==> flow/design.v <==
module sig_16_hw #(parameter K=16,DWIDTH=32,EXPONENT_WIDTH=8, BIAS=8'd127)(input [DWIDTH-1:0] x_in,input clk,start,rst,output reg valid, output [DWIDTH-1:0] y_out);
wire [EXPONENT_WIDTH-1:0] exp_wo_bias,exp_wo_bias_1st;									
wire [K-1:0] c_out;
wire [DWIDTH-1:0] rm_data,rm_pos_1,rm_neg_1;
wire [9:0] cmp_ip,c1_in2,c2_in2,c3_in2,c4_in2,c5_in2,c6_in2,c7_in2,c8_in2,c9_in2,c10_in2,c11_in2,c12_in2,c13_in2,c14_in2,c15_in2,c16_in2;			 
wire cmp_op;
reg x_gre_3,x_neg_pos,x_sp_case,x_sp_case_2nd;
reg x_neg_pos_1st,x_neg_pos_2nd;
reg x_gre_3_2nd;
reg ip_adder_ready;
wire x_gre_3_1st;
wire [$clog2(K)-1:0] pe_addr;
wire [1:0] sp_addr;
wire sp_case;
wire [DWIDTH-1:0] sp_data,rm_neg_calculate_data,rm_neg_data;
wire [EXPONENT_WIDTH+4:0] cmp_ip_1st;
wire [DWIDTH-1:0] rm_neg_05,rm_pos_05;
wire valid_sub_1st,valid_sub_2nd;
reg start_ip;
reg [DWIDTH-1:0] x;
parameter IDLE_WAIT=3'd0,START=3'd1,ADD_WAIT=3'd2,WAIT_1=3'd3,WAIT_2=3'd4,DONE=3'd5;
reg [2:0] present_state, next_state;
wire adder_rst;
assign exp_wo_bias_1st= (x[DWIDTH-2:DWIDTH-EXPONENT_WIDTH-1] - BIAS);							 
assign exp_wo_bias= exp_wo_bias_1st[EXPONENT_WIDTH-1]?(~(exp_wo_bias_1st)+1'b1):(exp_wo_bias_1st);		
assign cmp_ip_1st= exp_wo_bias_1st[EXPONENT_WIDTH-1]?({3'b000,{1'b1,x[DWIDTH-EXPONENT_WIDTH-2:DWIDTH-EXPONENT_WIDTH-11]}>>exp_wo_bias}):(({3'b001,x[DWIDTH-EXPONENT_WIDTH-2:DWIDTH-EXPONENT_WIDTH-11]})<<exp_wo_bias);																																																												  
assign cmp_ip = cmp_ip_1st[EXPONENT_WIDTH+4:3];
assign rm_pos_1=32'b00111111100000000000000000000000;
assign rm_neg_1=32'b00000000000000000000000000000000;
assign rm_neg_05=32'b10111111000000000000000000000000;  
assign rm_pos_05=32'b00111111000000000000000000000000;  
assign y_out=(valid)?(x_sp_case)?sp_data:(x_neg_pos)?(~x_gre_3)?rm_neg_data:rm_neg_1:(~x_gre_3)?rm_data:rm_pos_1:32'h00000000;	 
assign c1_in2 = 10'b0000100101;		 
assign c2_in2 = 10'b0001001010;		 
assign c3_in2 = 10'b0001110000;		 
assign c4_in2 = 10'b0010010101;		 
assign c5_in2 = 10'b0010111011;		 
assign c6_in2 = 10'b0011100000;		 
assign c7_in2 = 10'b0100000110;		 
assign c8_in2 = 10'b0100101011;		 
assign c9_in2 = 10'b0101010001;		 
assign c10_in2 = 10'b0101110111;	 
assign c11_in2 = 10'b0110011110;	 
assign c12_in2 = 10'b0111000101;	 
assign c13_in2 = 10'b0111101101;	 
assign c14_in2 = 10'b1000010111;	 
assign c15_in2 = 10'b1001000110;	 
assign c16_in2 = 10'b1010000000;	 
single_float_adder #(.DWIDTH(DWIDTH),.EXPONENT_WIDTH(EXPONENT_WIDTH),.BIAS(BIAS)) subtractor_neg_1st(.a(rm_data[DWIDTH-1:0]),.b(rm_neg_05),.clk(clk),.rst(adder_rst),.ip_ready(ip_adder_ready),.sum(rm_neg_calculate_data),.valid(valid_sub_1st));
single_float_adder #(.DWIDTH(DWIDTH),.EXPONENT_WIDTH(EXPONENT_WIDTH),.BIAS(BIAS)) subtractor_neg_2nd(.a(rm_pos_05),.b({1'b1,rm_neg_calculate_data[DWIDTH-2:0]}),.clk(clk),.rst(adder_rst),.ip_ready(valid_sub_1st),.sum(rm_neg_data),.valid(valid_sub_2nd));
special_cases #(.DWIDTH(DWIDTH),.EXPONENT_WIDTH(EXPONENT_WIDTH),.K_CLUSTER(K)) sp (.sp_case_in(x),.exp_wo_bias_1st(exp_wo_bias_1st),.exp_wo_bias(exp_wo_bias),.sp_case_clk(clk),.sp_case(sp_case),.sp_case_addr(sp_addr),.x_gre_3(x_gre_3_1st));
comparator #(.CWIDTH(10)) c1 (.c_in1(cmp_ip),.c_in2(c1_in2),.c_clk(clk),.c_rst(rst),.c_out(c_out[0]));
comparator #(.CWIDTH(10)) c2 (.c_in1(cmp_ip),.c_in2(c2_in2),.c_clk(clk),.c_rst(rst),.c_out(c_out[1]));		 
comparator #(.CWIDTH(10)) c3 (.c_in1(cmp_ip),.c_in2(c3_in2),.c_clk(clk),.c_rst(rst),.c_out(c_out[2]));
comparator #(.CWIDTH(10)) c4 (.c_in1(cmp_ip),.c_in2(c4_in2),.c_clk(clk),.c_rst(rst),.c_out(c_out[3]));
comparator #(.CWIDTH(10)) c5 (.c_in1(cmp_ip),.c_in2(c5_in2),.c_clk(clk),.c_rst(rst),.c_out(c_out[4]));
comparator #(.CWIDTH(10)) c6 (.c_in1(cmp_ip),.c_in2(c6_in2),.c_clk(clk),.c_rst(rst),.c_out(c_out[5]));
comparator #(.CWIDTH(10)) c7 (.c_in1(cmp_ip),.c_in2(c7_in2),.c_clk(clk),.c_rst(rst),.c_out(c_out[6]));
comparator #(.CWIDTH(10)) c8 (.c_in1(cmp_ip),.c_in2(c8_in2),.c_clk(clk),.c_rst(rst),.c_out(c_out[7]));
comparator #(.CWIDTH(10)) c9 (.c_in1(cmp_ip),.c_in2(c9_in2),.c_clk(clk),.c_rst(rst),.c_out(c_out[8]));
comparator #(.CWIDTH(10)) c10 (.c_in1(cmp_ip),.c_in2(c10_in2),.c_clk(clk),.c_rst(rst),.c_out(c_out[9]));
comparator #(.CWIDTH(10)) c11 (.c_in1(cmp_ip),.c_in2(c11_in2),.c_clk(clk),.c_rst(rst),.c_out(c_out[10]));
comparator #(.CWIDTH(10)) c12 (.c_in1(cmp_ip),.c_in2(c12_in2),.c_clk(clk),.c_rst(rst),.c_out(c_out[11]));
comparator #(.CWIDTH(10)) c13 (.c_in1(cmp_ip),.c_in2(c13_in2),.c_clk(clk),.c_rst(rst),.c_out(c_out[12]));
comparator #(.CWIDTH(10)) c14 (.c_in1(cmp_ip),.c_in2(c14_in2),.c_clk(clk),.c_rst(rst),.c_out(c_out[13]));
comparator #(.CWIDTH(10)) c15 (.c_in1(cmp_ip),.c_in2(c15_in2),.c_clk(clk),.c_rst(rst),.c_out(c_out[14]));
comparator #(.CWIDTH(10)) c16 (.c_in1(cmp_ip),.c_in2(c16_in2),.c_clk(clk),.c_rst(rst),.c_out(c_out[15]));
priority_encoder #(.K_CLUSTER(K)) pe (.pe_in(c_out),.pe_out(pe_addr));		 
mem_rom_data #(.K_CLUSTER(K),.DWIDTH(DWIDTH)) rm (.rm_addr(pe_addr),.rm_clk(clk),.rm_rst(rst),.rm_data(rm_data));		 
mem_rom_sp_case #(.K_CLUSTER(K),.DWIDTH(DWIDTH)) mrsp (.sp_addr(sp_addr),.sp_clk(clk),.sp_case(sp_case),.sp_data(sp_data));
always@(posedge clk)
begin
if(rst)
	begin start_ip<=1'b0;  end
else
	begin  start_ip<=start;
	if(start)
		x<=x_in;
	end
end
always @(posedge clk)
begin
if(rst)
	begin x_neg_pos_1st<=1'b0; end
else
	begin  x_neg_pos_1st<=x[31]; end
end
always @(posedge clk)
begin
if(rst)
	begin  x_neg_pos_2nd<=1'b0;  x_sp_case_2nd<=1'b0; x_gre_3_2nd<=1'b0; end
else
	begin  x_neg_pos_2nd<=x_neg_pos_1st;  x_sp_case_2nd<=sp_case; x_gre_3_2nd<=x_gre_3_1st;  end
end
always @(posedge clk)
begin
if(rst)
	begin x_neg_pos<=1'b0;  x_sp_case<=1'b0; x_gre_3<=1'b0; end
else
	begin x_neg_pos<=x_neg_pos_2nd; x_sp_case<=x_sp_case_2nd; x_gre_3<=x_gre_3_2nd;end
end
always@(*)
begin
if(rst)
	ip_adder_ready=1'b0;
else
	ip_adder_ready=(present_state==START && start_ip)?(x_sp_case)?0:(x_neg_pos)?(~x_gre_3)?1:0:0:0 ;
end
always @(posedge clk)
begin
if(rst)
	present_state<=0;
else
	present_state<=next_state;
end
assign adder_rst = rst | (present_state==IDLE_WAIT);	 
always @(*)
begin
	case(present_state)
	IDLE_WAIT:begin if(start_ip) begin valid=0; next_state=WAIT_1; end
					else begin valid=0; next_state=IDLE_WAIT; end
			end
	WAIT_1:begin if(!start_ip) begin valid=0; next_state=IDLE_WAIT; end
				else begin valid=0; next_state=WAIT_2; end
		end
	WAIT_2:begin if(!start_ip) begin valid=0; next_state=IDLE_WAIT; end
				else begin valid=0; next_state=START; end
		end
	START:begin if(!start_ip) begin valid=0; next_state=IDLE_WAIT; end
				else if(x_sp_case) begin valid=1; next_state=DONE; end
				else if(x_gre_3) begin valid=1; next_state=DONE; end
				else if(!x_neg_pos) begin valid=1; next_state=DONE; end
				else begin valid=0; next_state=ADD_WAIT; end
		end
	ADD_WAIT:begin if(!start_ip) begin valid=0; next_state=IDLE_WAIT; end
			else if(valid_sub_2nd)begin valid=1; next_state=DONE; end
			else begin valid=0; next_state=ADD_WAIT; end
		end
	DONE:begin if(!start_ip) begin valid=0; next_state=IDLE_WAIT; end
			else begin valid=0; next_state=DONE; end
		end
	default:begin valid=0; next_state=IDLE_WAIT; end
	endcase
end
endmodule
module comparator #(parameter CWIDTH=6)(input [CWIDTH-1:0] c_in1,c_in2, input c_clk,c_rst, output reg c_out);
always @ (posedge c_clk)
begin
if(c_rst)
	c_out <= 0;
else if(c_in1<c_in2)						 
	c_out <= 1;
else
	c_out <= 0;
end
endmodule
module priority_encoder #(parameter K_CLUSTER=4)(input [K_CLUSTER-1:0] pe_in, output reg [$clog2(K_CLUSTER)-1:0] pe_out);
always@(*)
begin
casex(pe_in)
	16'bxxxxxxxxxxxxxxx1: pe_out=4'b0000;
	16'bxxxxxxxxxxxxxx10: pe_out=4'b0001;					 
	16'bxxxxxxxxxxxxx100: pe_out=4'b0010;
	16'bxxxxxxxxxxxx1000: pe_out=4'b0011;
	16'bxxxxxxxxxxx10000: pe_out=4'b0100;	
	16'bxxxxxxxxxx100000: pe_out=4'b0101;
	16'bxxxxxxxxx1000000: pe_out=4'b0110;
	16'bxxxxxxxx10000000: pe_out=4'b0111;
	16'bxxxxxxx100000000: pe_out=4'b1000;
	16'bxxxxxx1000000000: pe_out=4'b1001;
	16'bxxxxx10000000000: pe_out=4'b1010;
	16'bxxxx100000000000: pe_out=4'b1011;
	16'bxxx1000000000000: pe_out=4'b1100;
	16'bxx10000000000000: pe_out=4'b1101;
	16'bx100000000000000: pe_out=4'b1110;
	16'b1000000000000000: pe_out=4'b1111;
	default: pe_out=4'b1111;
endcase
end
endmodule
module mem_rom_data #(parameter K_CLUSTER=4,DWIDTH=32)(input [$clog2(K_CLUSTER)-1:0] rm_addr, input rm_clk, rm_rst, output reg [DWIDTH-1:0] rm_data);
	always @(posedge rm_clk)
	begin
	if(rm_rst)
		rm_data <= 0;
	else
		case(rm_addr)
			4'b0000: rm_data<=32'b00111111000010010101010010101110;	 
			4'b0001: rm_data<=32'b00111111000110111001100100011001;	 
			4'b0010: rm_data<=32'b00111111001011001100000001001101;	 
			4'b0011: rm_data<=32'b00111111001111000011111000101001;	 
			4'b0100: rm_data<=32'b00111111010010011100000101100000;	 
			4'b0101: rm_data<=32'b00111111010101010011000101000100;	 
			4'b0110: rm_data<=32'b00111111010111101010000111110000;	 
			4'b0111: rm_data<=32'b00111111011001100100001111001001;	 
			4'b1000: rm_data<=32'b00111111011011000101010010111110;  
			4'b1001: rm_data<=32'b00111111011100010001011000000000;  
			4'b1010: rm_data<=32'b00111111011101001100010101111000;  
			4'b1011: rm_data<=32'b00111111011101111001101100001010;  
			4'b1100: rm_data<=32'b00111111011110011100011110101001;  
			4'b1101: rm_data<=32'b00111111011110110111010100110001;  
			4'b1110: rm_data<=32'b00111111011111001100011010001000;  
			4'b1111: rm_data<=32'b00111111011111011101011101101100;  
		endcase
	end
endmodule
module special_cases #(parameter DWIDTH=32,EXPONENT_WIDTH=8,K_CLUSTER=4)(input [DWIDTH-1:0] sp_case_in,input [EXPONENT_WIDTH-1:0] exp_wo_bias,exp_wo_bias_1st,input sp_case_clk, output reg [1:0] sp_case_addr, output reg sp_case,x_gre_3);
always@(posedge sp_case_clk)
begin
if(sp_case_in[DWIDTH-2:DWIDTH-EXPONENT_WIDTH-1]==0 && sp_case_in[DWIDTH-EXPONENT_WIDTH-2:0]==0)
	begin
	x_gre_3<=0;
	sp_case<=1; 							 
	sp_case_addr<=2'b00;
	end
else if(sp_case_in[DWIDTH-2:DWIDTH-EXPONENT_WIDTH-1]==255 && sp_case_in[DWIDTH-EXPONENT_WIDTH-2:0]==0 && sp_case_in[DWIDTH-1]==0)
	begin
	x_gre_3<=0;
	sp_case<=1;							 
	sp_case_addr<=2'b01;
	end
else if(sp_case_in[DWIDTH-2:DWIDTH-EXPONENT_WIDTH-1]==255 && sp_case_in[DWIDTH-EXPONENT_WIDTH-2:0]==0 && sp_case_in[DWIDTH-1]==1)
	begin
	x_gre_3<=0;
	sp_case<=1;							 
	sp_case_addr<=2'b10;
	end
else if(sp_case_in[DWIDTH-2:DWIDTH-EXPONENT_WIDTH-1]==0 && sp_case_in[DWIDTH-EXPONENT_WIDTH-2:0]!=0)	
	begin
	x_gre_3<=0;
	sp_case<=1;							 
	sp_case_addr<=2'b00;
	end
else if(sp_case_in[DWIDTH-2:DWIDTH-EXPONENT_WIDTH-1]==255 && sp_case_in[DWIDTH-EXPONENT_WIDTH-2:0]!=0)
	begin
	x_gre_3<=0;
	sp_case<=1;							 
	sp_case_addr<=2'b11;
	end	
else if(exp_wo_bias_1st[EXPONENT_WIDTH-1]==1)
	begin
	x_gre_3<=0;
	sp_case<=0;
	sp_case_addr<=2'b00;
	end
else if(exp_wo_bias==2 && sp_case_in[DWIDTH-EXPONENT_WIDTH-2:0]>=2097152  || exp_wo_bias>=3)	 
	begin																	 
	x_gre_3<=1;
	sp_case<=0;
	sp_case_addr<=2'b00;
	end
else 
	begin
	x_gre_3<=0;
	sp_case<=0;
	sp_case_addr<=2'b00;
	end
end
endmodule
module mem_rom_sp_case #(parameter K_CLUSTER=4,DWIDTH=32)(input [1:0] sp_addr, input sp_clk, sp_case, output reg [DWIDTH-1:0] sp_data);
	always @(posedge sp_clk)
	begin
	if(!sp_case)
		sp_data <= 0;						 
	else
		case(sp_addr)
			2'b00: sp_data<=32'b00111111000000000000000000000000;				 
			2'b01: sp_data<=32'b00111111100000000000000000000000;				 
			2'b10: sp_data<=32'b00000000000000000000000000000000;				 
			2'b11: sp_data<=32'h7fc00000;				 
		endcase
	end
endmodule
module single_float_adder #(parameter DWIDTH=32,EXPONENT_WIDTH=8,BIAS=8'd127)(input [DWIDTH-1:0]a,b,input ip_ready,rst,clk,output reg valid, output [DWIDTH-1:0]sum);
reg a_sign,b_sign;
reg [EXPONENT_WIDTH-1:0] a_exp,b_exp;
reg [DWIDTH-EXPONENT_WIDTH-1:0] a_mantissa,b_mantissa;	 
reg [EXPONENT_WIDTH:0] sub_exp;
reg [EXPONENT_WIDTH-1:0] abs_diff;
reg [DWIDTH-EXPONENT_WIDTH:0] sum_mantissa_add_sub;					
reg [DWIDTH-EXPONENT_WIDTH-1:0] a_mantissa_shift,b_mantissa_shift;	 
reg final_sign,next_sign;															
reg [EXPONENT_WIDTH-1:0] final_exp,next_exp;
reg [DWIDTH-EXPONENT_WIDTH:0] final_mantissa,next_mantissa;
reg valid_sig;
reg [1:0] PS,NS;
parameter IDLE=2'b00;
parameter ADD=2'b01;
parameter NORMALIZE=2'b10;
wire sub_borrow,sum_carry;
assign sum= {final_sign,final_exp,final_mantissa[22:0]};
assign sub_borrow = sum_mantissa_add_sub[24] & (a_sign ^ b_sign);	 
assign sum_carry = final_mantissa[24] & !(a_sign^b_sign);
always@(posedge clk)
begin
	if(PS==IDLE)
		begin
		a_sign<=a[DWIDTH-1];
		b_sign<=b[DWIDTH-1];
		a_exp<=a[DWIDTH-2:DWIDTH-EXPONENT_WIDTH-1];			 
		b_exp<=b[DWIDTH-2:DWIDTH-EXPONENT_WIDTH-1];
		a_mantissa<={1'b1,a[DWIDTH-EXPONENT_WIDTH-2:0]};
		b_mantissa<={1'b1,b[DWIDTH-EXPONENT_WIDTH-2:0]};
		end
end
always@(posedge clk)
begin
	if(rst)
		begin
			final_exp<=0;
			final_sign<=0;
			final_mantissa<=0;
			valid<=0;
			PS<= 0;
		end
	else
		begin
			PS<=NS;
			final_exp<= next_exp;
			final_sign <= next_sign;
			final_mantissa<= next_mantissa;
			valid <= valid_sig;
		end
end
always @(*)
begin
sub_exp=0;
abs_diff=0;
a_mantissa_shift=0;
b_mantissa_shift=0;
next_exp=0;
sum_mantissa_add_sub=0;
next_mantissa=0;
next_sign=0;
valid_sig=0;
NS=IDLE;
case(PS)
IDLE:begin
		valid_sig=0;
		NS=(ip_ready)?ADD:IDLE;
	end
ADD:begin
		sub_exp =  a_exp-b_exp;				 
		abs_diff = sub_exp[EXPONENT_WIDTH]?~(sub_exp[EXPONENT_WIDTH-1:0])+1'b1:sub_exp[EXPONENT_WIDTH-1:0];	 
		a_mantissa_shift = sub_exp[EXPONENT_WIDTH]?a_mantissa >> abs_diff: a_mantissa;		 
		b_mantissa_shift = sub_exp[EXPONENT_WIDTH]?b_mantissa : b_mantissa >> abs_diff;
		next_exp = sub_exp[EXPONENT_WIDTH] ? b_exp:a_exp;			 
		sum_mantissa_add_sub=!(a_sign^b_sign)?a_mantissa_shift+b_mantissa_shift:(a_sign)?b_mantissa_shift-a_mantissa_shift:(b_sign)?a_mantissa_shift-b_mantissa_shift:0;  
		next_mantissa=(sub_borrow) ? ~(sum_mantissa_add_sub)+1'b1 : sum_mantissa_add_sub;	 
		next_sign = ((a_sign & b_sign) || sub_borrow);	 
		valid_sig=0;
		NS=NORMALIZE;
	end
NORMALIZE:begin
			next_exp= final_mantissa[23]? final_exp:(sum_carry)? final_exp+1'b1:final_exp-1'b1;
			next_mantissa=final_mantissa[23]?final_mantissa:(sum_carry)?final_mantissa>>1:final_mantissa<<1;
			valid_sig=final_mantissa[23]?1:0;
			NS = final_mantissa[23]?IDLE:NORMALIZE;
		end
default:begin
		valid_sig=0;
		NS=IDLE;
	end
endcase
end
endmodule
Hand-over note for sig_16_hw

# Tool chain data of sig_16_hw

Tool output for the design above before and after an edit, in the order of the flow.
"unedited" refers to lines of the RTL above, "edited" to lines of the edited file.
"difference": "edited" minus "unedited" as printed here. "relative change": 100 x difference / "unedited".
Operators: Yosys type, input widths -> output width; for muxes data width and select width s.
Library cell names are shortened.
Not given: -

Design top: sig_16_hw
Clock input: clk
Library: sky130hd
Timing corner: tt_025C_1v80

# Diff

The edit as a unified diff against the file above.
A script made this edit. It changes what the design does and was not meant as an optimisation.

```diff
@@ -66,5 +66,5 @@
 comparator #(.CWIDTH(10)) c15 (.c_in1(cmp_ip),.c_in2(c15_in2),.c_clk(clk),.c_rst(rst),.c_out(c_out[14]));
 comparator #(.CWIDTH(10)) c16 (.c_in1(cmp_ip),.c_in2(c16_in2),.c_clk(clk),.c_rst(rst),.c_out(c_out[15]));
-priority_encoder #(.K_CLUSTER(K)) pe (.pe_in(c_out),.pe_out(pe_addr));		 
+assign pe_addr = 0;		 
 mem_rom_data #(.K_CLUSTER(K),.DWIDTH(DWIDTH)) rm (.rm_addr(pe_addr),.rm_clk(clk),.rm_rst(rst),.rm_data(rm_data));		 
 mem_rom_sp_case #(.K_CLUSTER(K),.DWIDTH(DWIDTH)) mrsp (.sp_addr(sp_addr),.sp_clk(clk),.sp_case(sp_case),.sp_data(sp_data));
```

# Word level

Counts by Yosys on the flattened word-level netlist (proc, flatten, opt, wreduce; memories kept). Register bits leave out memories and registers merged into their read ports (data or address). Print and check cells are left out. Cells with the same type and inputs are merged into one.
Yosys's memory passes give these memory sizes; they may raise the number of words (mostly to a power of two), join words into wider ones and drop unused or constant bits.

Storage and ports:

| item                            | unedited | edited | difference | relative change (%) |
| word width x clocked read ports | 23       | 23     | 0          | 0.00 |
| register bits after elaboration | 261      | 246    | -15        | -5.75 |
| word-level cells                | 236      | 173    | -63        | -26.69 |
| ROM bits                        | 368      | 368    | 0          | 0.00 |
| memory cells                    | 1        | 1      | 0          | 0.00 |
| input bits                      | 35       | 35     | 0          | 0.00 |

Memory list:

| item                                    | unedited    | edited |
| words x width with read and write ports | 16x23 r1 w0 | 16x23 r1 w0 |

Cells by class:

| item                      | unedited | edited | difference | relative change (%) |
| multiplexer cells         | 84       | 67     | -17        | -20.24 |
| add/subtract/negate cells | 14       | 14     | 0          | 0.00 |
| $lt $le $gt $ge           | 17       | 2      | -15        | -88.24 |
| bitwise operators         | 14       | 14     | 0          | 0.00 |
| shift-type cells          | 6        | 4      | -2         | -33.33 |
| reduce/logical cells      | 23       | 23     | 0          | 0.00 |
| eq/ne operators           | 30       | 16     | -14        | -46.67 |

Operator list:

| cell                 | unedited | edited | difference | relative change (%) |
| $mux 1               | 34       | 19     | -15        | -44.12 |
| $lt 10x9->1 const B  | 7        | 0      | -7         | -100.00 |
| $lt 10x8->1 const B  | 3        | 0      | -3         | -100.00 |
| $lt 10x10->1 const B | 2        | 0      | -2         | -100.00 |
| $lt 10x7->1 const B  | 2        | 0      | -2         | -100.00 |
| $eq 2x2->1 const B   | 5        | 4      | -1         | -20.00 |
| $eq 3x3->1 const B   | 3        | 2      | -1         | -33.33 |
| $eq 8x8->1 const B   | 2        | 1      | -1         | -50.00 |
| $eq 10x10->1 const B | 1        | 0      | -1         | -100.00 |
| $eq 11x11->1 const B | 1        | 0      | -1         | -100.00 |
| $eq 12x12->1 const B | 1        | 0      | -1         | -100.00 |
| $eq 13x13->1 const B | 1        | 0      | -1         | -100.00 |
| $eq 14x14->1 const B | 1        | 0      | -1         | -100.00 |
| $eq 15x15->1 const B | 1        | 0      | -1         | -100.00 |
| $eq 4x4->1 const B   | 1        | 0      | -1         | -100.00 |
| $eq 5x5->1 const B   | 1        | 0      | -1         | -100.00 |
| $eq 6x6->1 const B   | 1        | 0      | -1         | -100.00 |
| $eq 7x7->1 const B   | 1        | 0      | -1         | -100.00 |
| $eq 9x9->1 const B   | 1        | 0      | -1         | -100.00 |
| $lt 10x6->1 const B  | 1        | 0      | -1         | -100.00 |
| $mux 13              | 1        | 0      | -1         | -100.00 |
| $pmux 4 s15          | 1        | 0      | -1         | -100.00 |
| $shl 11x8->13        | 1        | 0      | -1         | -100.00 |
| $shr 11x8->11        | 1        | 0      | -1         | -100.00 |

Operator kinds equal on both sides are left out: 48.

# Longest topological paths

Longest topological path by Yosys (ltp), each cell counted once; first at word level (registers and memories cut), then after technology mapping (sequential cells cut; the memories' decode and read muxes count).

Logic depth:

| item                         | unedited | edited | difference | relative change (%) |
| depth after elaboration      | 12       | 12     | 0          | 0.00 |
| ABC_AREA                     | 0        | 0      | -          | - |
| depth in mapped cells        | 27       | 27     | 0          | 0.00 |
| depth with buffers taken out | 24       | 25     | +1         | +4.17 |

# Synthesis result

Yosys stat after the flow's synthesis: flattened, memories mapped to cells. It holds for the ABC_AREA given above (unset counts as 0); a run with the other value may have another netlist.

Cells by type:

| type     | unedited | edited | difference | relative change (%) |
| nor2_1   | 164      | 96     | -68        | -41.46 |
| a21oi_1  | 145      | 86     | -59        | -40.69 |
| o21ai_0  | 135      | 76     | -59        | -43.70 |
| nand2_1  | 147      | 106    | -41        | -27.89 |
| nor3_1   | 55       | 14     | -41        | -74.55 |
| dfxtp_1  | 133      | 94     | -39        | -29.32 |
| clkbuf_1 | 91       | 52     | -39        | -42.86 |
| mux2i_1  | 64       | 36     | -28        | -43.75 |
| xnor2_1  | 57       | 31     | -26        | -45.61 |
| edfxtp_1 | 87       | 63     | -24        | -27.59 |
| inv_1    | 51       | 32     | -19        | -37.25 |
| nand3_1  | 55       | 37     | -18        | -32.73 |
| a31oi_1  | 27       | 9      | -18        | -66.67 |
| nor2b_1  | 48       | 31     | -17        | -35.42 |
| ha_1     | 49       | 33     | -16        | -32.65 |
| o21a_1   | 23       | 7      | -16        | -69.57 |
| o21ai_1  | 22       | 8      | -14        | -63.64 |
| o22ai_1  | 20       | 8      | -12        | -60.00 |

Cell types equal on both sides are left out: 8.
The list need not be complete.

Synthesis totals:

| item                             | unedited  | edited    | difference | relative change (%) |
| area of sequential cells (sq mm) | 0.0052751 | 0.0037736 | -0.0015015 | -28.46 |
| flip-flops                       | 220       | 157       | -63        | -28.64 |
| mapped area (sq mm)              | 0.0154336 | 0.009897  | -0.0055366 | -35.87 |
| cells in the netlist             | 1,860     | 1,140     | -720       | -38.71 |

The figures by module come from a second, unflattened synthesis with its own total; it is not the netlist above.

Second synthesis, totals:

| item                                    | unedited  | edited    | difference | relative change (%) |
| cell total of the unflattened synthesis | 4,171     | 3,482     | -689       | -16.52 |
| area (unflattened synthesis) (sq mm)    | 0.0335222 | 0.0283697 | -0.0051525 | -15.37 |

Rows give one instance, submodules left out.

Modules, unedited:

| module                           | cells | area (sq mm) | sequential area (sq mm) | times used |
| single_float_adder               | 1,502 | 0.0119427    | 0.0026826               | 2 |
| comparator #(CWIDTH=10)          | 33    | 0.0002602    | 0.00002                 | 16 |
| sig_16_hw                        | 420   | 0.0036035    | 0.0012212               | 1 |
| mem_rom_data                     | 132   | 0.0011886    | 0.0004805               | 1 |
| mem_rom_sp_case                  | 37    | 0.0003078    | 0.0000601               | 1 |
| special_cases                    | 25    | 0.0002265    | 0.0000801               | 1 |
| priority_encoder #(K_CLUSTER=16) | 25    | 0.0001464    | 0                       | 1 |

Modules, edited:

| module             | cells | area (sq mm) | sequential area (sq mm) | times used |
| single_float_adder | 1,523 | 0.0120741    | 0.0026826               | 2 |
| sig_16_hw          | 240   | 0.0024924    | 0.0012212               | 1 |
| mem_rom_data       | 134   | 0.0011949    | 0.0004805               | 1 |
| mem_rom_sp_case    | 37    | 0.0003078    | 0.0000601               | 1 |
| special_cases      | 25    | 0.0002265    | 0.0000801               | 1 |

# Timing after synthesis

Path of least setup slack by OpenSTA after synthesis, without wires, with an ideal clock, recovery checks aside; 20% of the period is set as input and as output delay. Where synthesis merged equal registers, the netlist keeps one of their names.

Timing after synthesis:

| item                              | unedited                                  | edited                                    | difference | relative change (%) |
| path type                         | register to register                      | register to register                      | -          | - |
| start point                       | reg subtractor_neg_2nd.b_exp[0]           | reg subtractor_neg_2nd.b_exp[1]           | -          | - |
| end point                         | reg subtractor_neg_2nd.final_mantissa[23] | reg subtractor_neg_2nd.final_mantissa[23] | -          | - |
| buffers on the path               | 3                                         | 3                                         | 0          | 0.00 |
| slack (ns)                        | 4.336                                     | 4.278                                     | -0.058     | - |
| period (ns)                       | 10.0                                      | 10.0                                      | 0.0        | 0.00 |
| delay of the path (ns)            | 5.665                                     | 5.722                                     | +0.057     | +1.01 |
| stages on the path                | 22                                        | 27                                        | +5         | +22.73 |
| arrival (ns)                      | 5.541                                     | 5.600                                     | +0.059     | +1.06 |
| launch time at the first pin (ns) | 0.000                                     | 0.000                                     | 0.000      | - |
| synthesis period reached (ns)     | 5.664                                     | 5.722                                     | +0.058     | +1.02 |

"delay of the path" = arrival - input delay + setup time.
"stages on the path" counts driving pins, that of a launching flip-flop among them; a cell with two outputs on the path counts twice.
"synthesis period reached" is the clock period less the worst setup slack; recovery checks do not enter. This is arithmetic on one report: input and output delays are still those of the set period (20% each).
The rows between start and end are the longest chain of elaborated cells between them; the timing report does not say that the signal goes this way. Where chains are equally long, one stands for them.
Each line given opens the expression or statement behind the cell; cells for indexed reads and writes are added by Yosys, which also makes memories of some case tables.

Between the ends, after synthesis, unedited:
Cells stage by stage: edfxtp_1 > clkinv_1 > ha_1 > buf_1 > buf_1 > clkbuf_1 > nand3b_1 > o22ai_1 > a22oi_1 > o21ai_0 > a221oi_1 > ha_1 > nor2b_1 > o2111ai_1 > a21oi_1 > or2_2 > a211o_1 > a211oi_1 > nand4_1 > o41ai_1 > xnor2_1 > o22ai_1
Cells in the longest elaborated chain: 11
Elaborated cells on any way between the ends: 14
Source lines of those cells: 7
Classes of those cells: add/sub (4); shift (2); mux (6); logic (2)

Ends and longest elaborated chain, after synthesis, unedited:

| item               | line | RTL |
| start: declaration | 276  | `reg [EXPONENT_WIDTH-1:0] a_exp,b_exp;` |
| start: assignment  | 301  | `b_exp<=b[DWIDTH-2:DWIDTH-EXPONENT_WIDTH-1];` |
| $sub 7x8->9        | 343  | `sub_exp = a_exp-b_exp;` |
| $not 8->8          | 344  | `abs_diff = sub_exp[EXPONENT_WIDTH]?~(sub_exp[EXPONENT_WIDTH-1:0])+1'b1:sub_exp[EXPONENT_WIDTH-1:0];` |
| $add 8x1->8        | 344  |  |
| $mux 8             | 344  |  |
| $shr 24x8->24      | 345  | `a_mantissa_shift = sub_exp[EXPONENT_WIDTH]?a_mantissa >> abs_diff: a_mantissa;` |
| $mux 24            | 345  |  |
| $sub 24x24->25     | 348  | `sum_mantissa_add_sub=!(a_sign^b_sign)?a_mantissa_shift+b_mantissa_shift:(a_sign)?b_mantissa_shift-a_mantissa_s ...` |
| $not 24->24        | 349  | `next_mantissa=(sub_borrow) ? ~(sum_mantissa_add_sub)+1'b1 : sum_mantissa_add_sub;` |
| $add 24x1->24      | 349  |  |
| $mux 24            | 349  |  |
| $pmux 24 s2        | 337  | `case(PS)` |
| end: assignment    | 312  | `final_mantissa<=0;` |
| end: assignment    | 321  | `final_mantissa<= next_mantissa;` |
| end: declaration   | 284  | `reg [DWIDTH-EXPONENT_WIDTH:0] final_mantissa,next_mantissa;` |

Between the ends, after synthesis, edited:
Cells stage by stage: edfxtp_1 > ha_1 > clkbuf_2 > a31oi_1 > clkbuf_1 > nor2_1 > xnor2_2 > buf_2 > mux2i_1 > a21oi_1 > o21ai_0 > o2bb2ai_1 > o21ai_0 > or2_2 > ha_1 > inv_1 > fa_1 > a21o_1 > a221oi_2 > or3_4 > a21oi_2 > or3_1 > a221o_1 > or3_4 > o31ai_4 > xnor2_1 > o22ai_1
Cells in the longest elaborated chain: 11
Elaborated cells on any way between the ends: 14
Source lines of those cells: 7
Classes of those cells: add/sub (4); shift (2); mux (6); logic (2)

Ends and longest elaborated chain, after synthesis, edited:

| item               | line | RTL |
| start: declaration | 276  | `reg [EXPONENT_WIDTH-1:0] a_exp,b_exp;` |
| start: assignment  | 301  | `b_exp<=b[DWIDTH-2:DWIDTH-EXPONENT_WIDTH-1];` |
| $sub 7x8->9        | 343  | `sub_exp = a_exp-b_exp;` |
| $not 8->8          | 344  | `abs_diff = sub_exp[EXPONENT_WIDTH]?~(sub_exp[EXPONENT_WIDTH-1:0])+1'b1:sub_exp[EXPONENT_WIDTH-1:0];` |
| $add 8x1->8        | 344  |  |
| $mux 8             | 344  |  |
| $shr 24x8->24      | 345  | `a_mantissa_shift = sub_exp[EXPONENT_WIDTH]?a_mantissa >> abs_diff: a_mantissa;` |
| $mux 24            | 345  |  |
| $sub 24x24->25     | 348  | `sum_mantissa_add_sub=!(a_sign^b_sign)?a_mantissa_shift+b_mantissa_shift:(a_sign)?b_mantissa_shift-a_mantissa_s ...` |
| $not 24->24        | 349  | `next_mantissa=(sub_borrow) ? ~(sum_mantissa_add_sub)+1'b1 : sum_mantissa_add_sub;` |
| $add 24x1->24      | 349  |  |
| $mux 24            | 349  |  |
| $pmux 24 s2        | 337  | `case(PS)` |
| end: assignment    | 312  | `final_mantissa<=0;` |
| end: assignment    | 321  | `final_mantissa<= next_mantissa;` |
| end: declaration   | 284  | `reg [DWIDTH-EXPONENT_WIDTH:0] final_mantissa,next_mantissa;` |

# Timing after layout

From the final timing report of the runs of pair 1: the path of least setup slack in the routed layout; clock arrival at registers is part of the times.

Timing post-layout:

| item                              | unedited                                 | edited                                    | difference | relative change (%) |
| path type                         | register to register                     | register to register                      | -          | - |
| start point                       | reg subtractor_neg_2nd.b_exp[0]          | reg subtractor_neg_2nd.b_exp[0]           | -          | - |
| end point                         | reg subtractor_neg_2nd.final_mantissa[6] | reg subtractor_neg_2nd.final_mantissa[22] | -          | - |
| stages on the path                | 25                                       | 27                                        | +2         | +8.00 |
| buffers on the path               | 1                                        | 1                                         | 0          | 0.00 |
| slack (ns)                        | 2.32                                     | 2.88                                      | +0.56      | - |
| period (ns)                       | 10.0                                     | 10.0                                      | 0.0        | 0.00 |
| launch time at the first pin (ns) | 0.53                                     | 0.42                                      | -0.11      | -20.75 |
| arrival (ns)                      | 8.08                                     | 7.45                                      | -0.63      | -7.80 |

The rows between start and end are the longest chain of elaborated cells between them; the timing report does not say that the signal goes this way. Where chains are equally long, one stands for them.

Between the ends, post-layout, unedited:
Cells stage by stage: edfxtp_1 > buf_4 > clkinv_1 > ha_1 > nor2_1 > o31a_1 > o21ai_2 > and3_1 > a22o_1 > a2bb2oi_1 > o21ai_0 > a22o_1 > ha_1 > inv_1 > fa_1 > a21o_1 > a221oi_2 > nor3_1 > o21ai_0 > a21oi_1 > a41o_1 > mux2i_1 > o21ai_0 > xor2_1 > o21ai_0
Cells in the longest elaborated chain: 11
Elaborated cells on any way between the ends: 14
Source lines of those cells: 7
Classes of those cells: add/sub (4); shift (2); mux (6); logic (2)

Ends and longest elaborated chain, post-layout, unedited:

| item               | line | RTL |
| start: declaration | 276  | `reg [EXPONENT_WIDTH-1:0] a_exp,b_exp;` |
| start: assignment  | 301  | `b_exp<=b[DWIDTH-2:DWIDTH-EXPONENT_WIDTH-1];` |
| $sub 7x8->9        | 343  | `sub_exp = a_exp-b_exp;` |
| $not 8->8          | 344  | `abs_diff = sub_exp[EXPONENT_WIDTH]?~(sub_exp[EXPONENT_WIDTH-1:0])+1'b1:sub_exp[EXPONENT_WIDTH-1:0];` |
| $add 8x1->8        | 344  |  |
| $mux 8             | 344  |  |
| $shr 24x8->24      | 345  | `a_mantissa_shift = sub_exp[EXPONENT_WIDTH]?a_mantissa >> abs_diff: a_mantissa;` |
| $mux 24            | 345  |  |
| $sub 24x24->25     | 348  | `sum_mantissa_add_sub=!(a_sign^b_sign)?a_mantissa_shift+b_mantissa_shift:(a_sign)?b_mantissa_shift-a_mantissa_s ...` |
| $not 24->24        | 349  | `next_mantissa=(sub_borrow) ? ~(sum_mantissa_add_sub)+1'b1 : sum_mantissa_add_sub;` |
| $add 24x1->24      | 349  |  |
| $mux 24            | 349  |  |
| $pmux 24 s2        | 337  | `case(PS)` |
| end: assignment    | 312  | `final_mantissa<=0;` |
| end: assignment    | 321  | `final_mantissa<= next_mantissa;` |
| end: declaration   | 284  | `reg [DWIDTH-EXPONENT_WIDTH:0] final_mantissa,next_mantissa;` |

Between the ends, post-layout, edited:
Cells stage by stage: edfxtp_1 > buf_4 > inv_1 > ha_1 > nor2_1 > nand3_1 > a21oi_1 > a2111o_1 > nand3_1 > a32oi_1 > o22ai_1 > o2bb2ai_1 > o21ai_0 > or2_2 > ha_1 > inv_1 > fa_1 > a21o_1 > a221oi_2 > o21ai_1 > or3_1 > o22ai_1 > nand4_1 > or3_1 > o21ai_0 > xor2_1 > o32ai_1
Cells in the longest elaborated chain: 11
Elaborated cells on any way between the ends: 14
Source lines of those cells: 7
Classes of those cells: add/sub (4); shift (2); mux (6); logic (2)

Ends and longest elaborated chain, post-layout, edited:

| item               | line | RTL |
| start: declaration | 276  | `reg [EXPONENT_WIDTH-1:0] a_exp,b_exp;` |
| start: assignment  | 301  | `b_exp<=b[DWIDTH-2:DWIDTH-EXPONENT_WIDTH-1];` |
| $sub 7x8->9        | 343  | `sub_exp = a_exp-b_exp;` |
| $not 8->8          | 344  | `abs_diff = sub_exp[EXPONENT_WIDTH]?~(sub_exp[EXPONENT_WIDTH-1:0])+1'b1:sub_exp[EXPONENT_WIDTH-1:0];` |
| $add 8x1->8        | 344  |  |
| $mux 8             | 344  |  |
| $shr 24x8->24      | 345  | `a_mantissa_shift = sub_exp[EXPONENT_WIDTH]?a_mantissa >> abs_diff: a_mantissa;` |
| $mux 24            | 345  |  |
| $sub 24x24->25     | 348  | `sum_mantissa_add_sub=!(a_sign^b_sign)?a_mantissa_shift+b_mantissa_shift:(a_sign)?b_mantissa_shift-a_mantissa_s ...` |
| $not 24->24        | 349  | `next_mantissa=(sub_borrow) ? ~(sum_mantissa_add_sub)+1'b1 : sum_mantissa_add_sub;` |
| $add 24x1->24      | 349  |  |
| $mux 24            | 349  |  |
| $pmux 24 s2        | 337  | `case(PS)` |
| end: assignment    | 312  | `final_mantissa<=0;` |
| end: assignment    | 321  | `final_mantissa<= next_mantissa;` |
| end: declaration   | 284  | `reg [DWIDTH-EXPONENT_WIDTH:0] final_mantissa,next_mantissa;` |

# Layout results

Runs of the flow (Yosys, OpenROAD) on both versions; the two runs of a pair have the same settings. The constraints put input and output delay at 20% of the set period each and load the outputs with 0.01 pF.

Settings, pair 1:
CORE_UTILIZATION: 40
PLACE_DENSITY: 0.6
period_ns: 10.0
CAP_MARGIN: 20
CORE_MARGIN: 2
SLEW_MARGIN: 20

Final reports, pair 1:

| item                         | unedited  | edited    | difference | relative change (%) |
| synthesis area (sq mm)       | 0.0154336 | 0.009897  | -0.0055366 | -35.87 |
| smallest setup slack (ns)    | 2.322     | 2.878     | +0.556     | - |
| full die area (sq mm)        | 0.0401702 | 0.0260161 | -0.0141541 | -35.24 |
| utilization after layout (%) | 45.8      | 46.8      | +1.0       | - |

Settings, pair 2:
CAP_MARGIN: 40
CELL_PAD_IN_SITES_GLOBAL_PLACEMENT: 3
CORE_UTILIZATION: 29
GPL_TIMING_DRIVEN: 0
PLACE_DENSITY_LB_ADDON: 0.02
SETUP_SLACK_MARGIN: 1.6
period_ns: 5.6
CORE_MARGIN: 2
SLEW_MARGIN: 20

Final reports, pair 2:

| item                         | unedited  | edited    | difference | relative change (%) |
| synthesis area (sq mm)       | 0.0154336 | 0.009897  | -0.0055366 | -35.87 |
| smallest setup slack (ns)    | -0.336    | -0.378    | -0.042     | - |
| full die area (sq mm)        | 0.0550794 | 0.0356209 | -0.0194585 | -35.33 |
| utilization after layout (%) | 38.3      | 39.3      | +1.0       | - |

End of note.
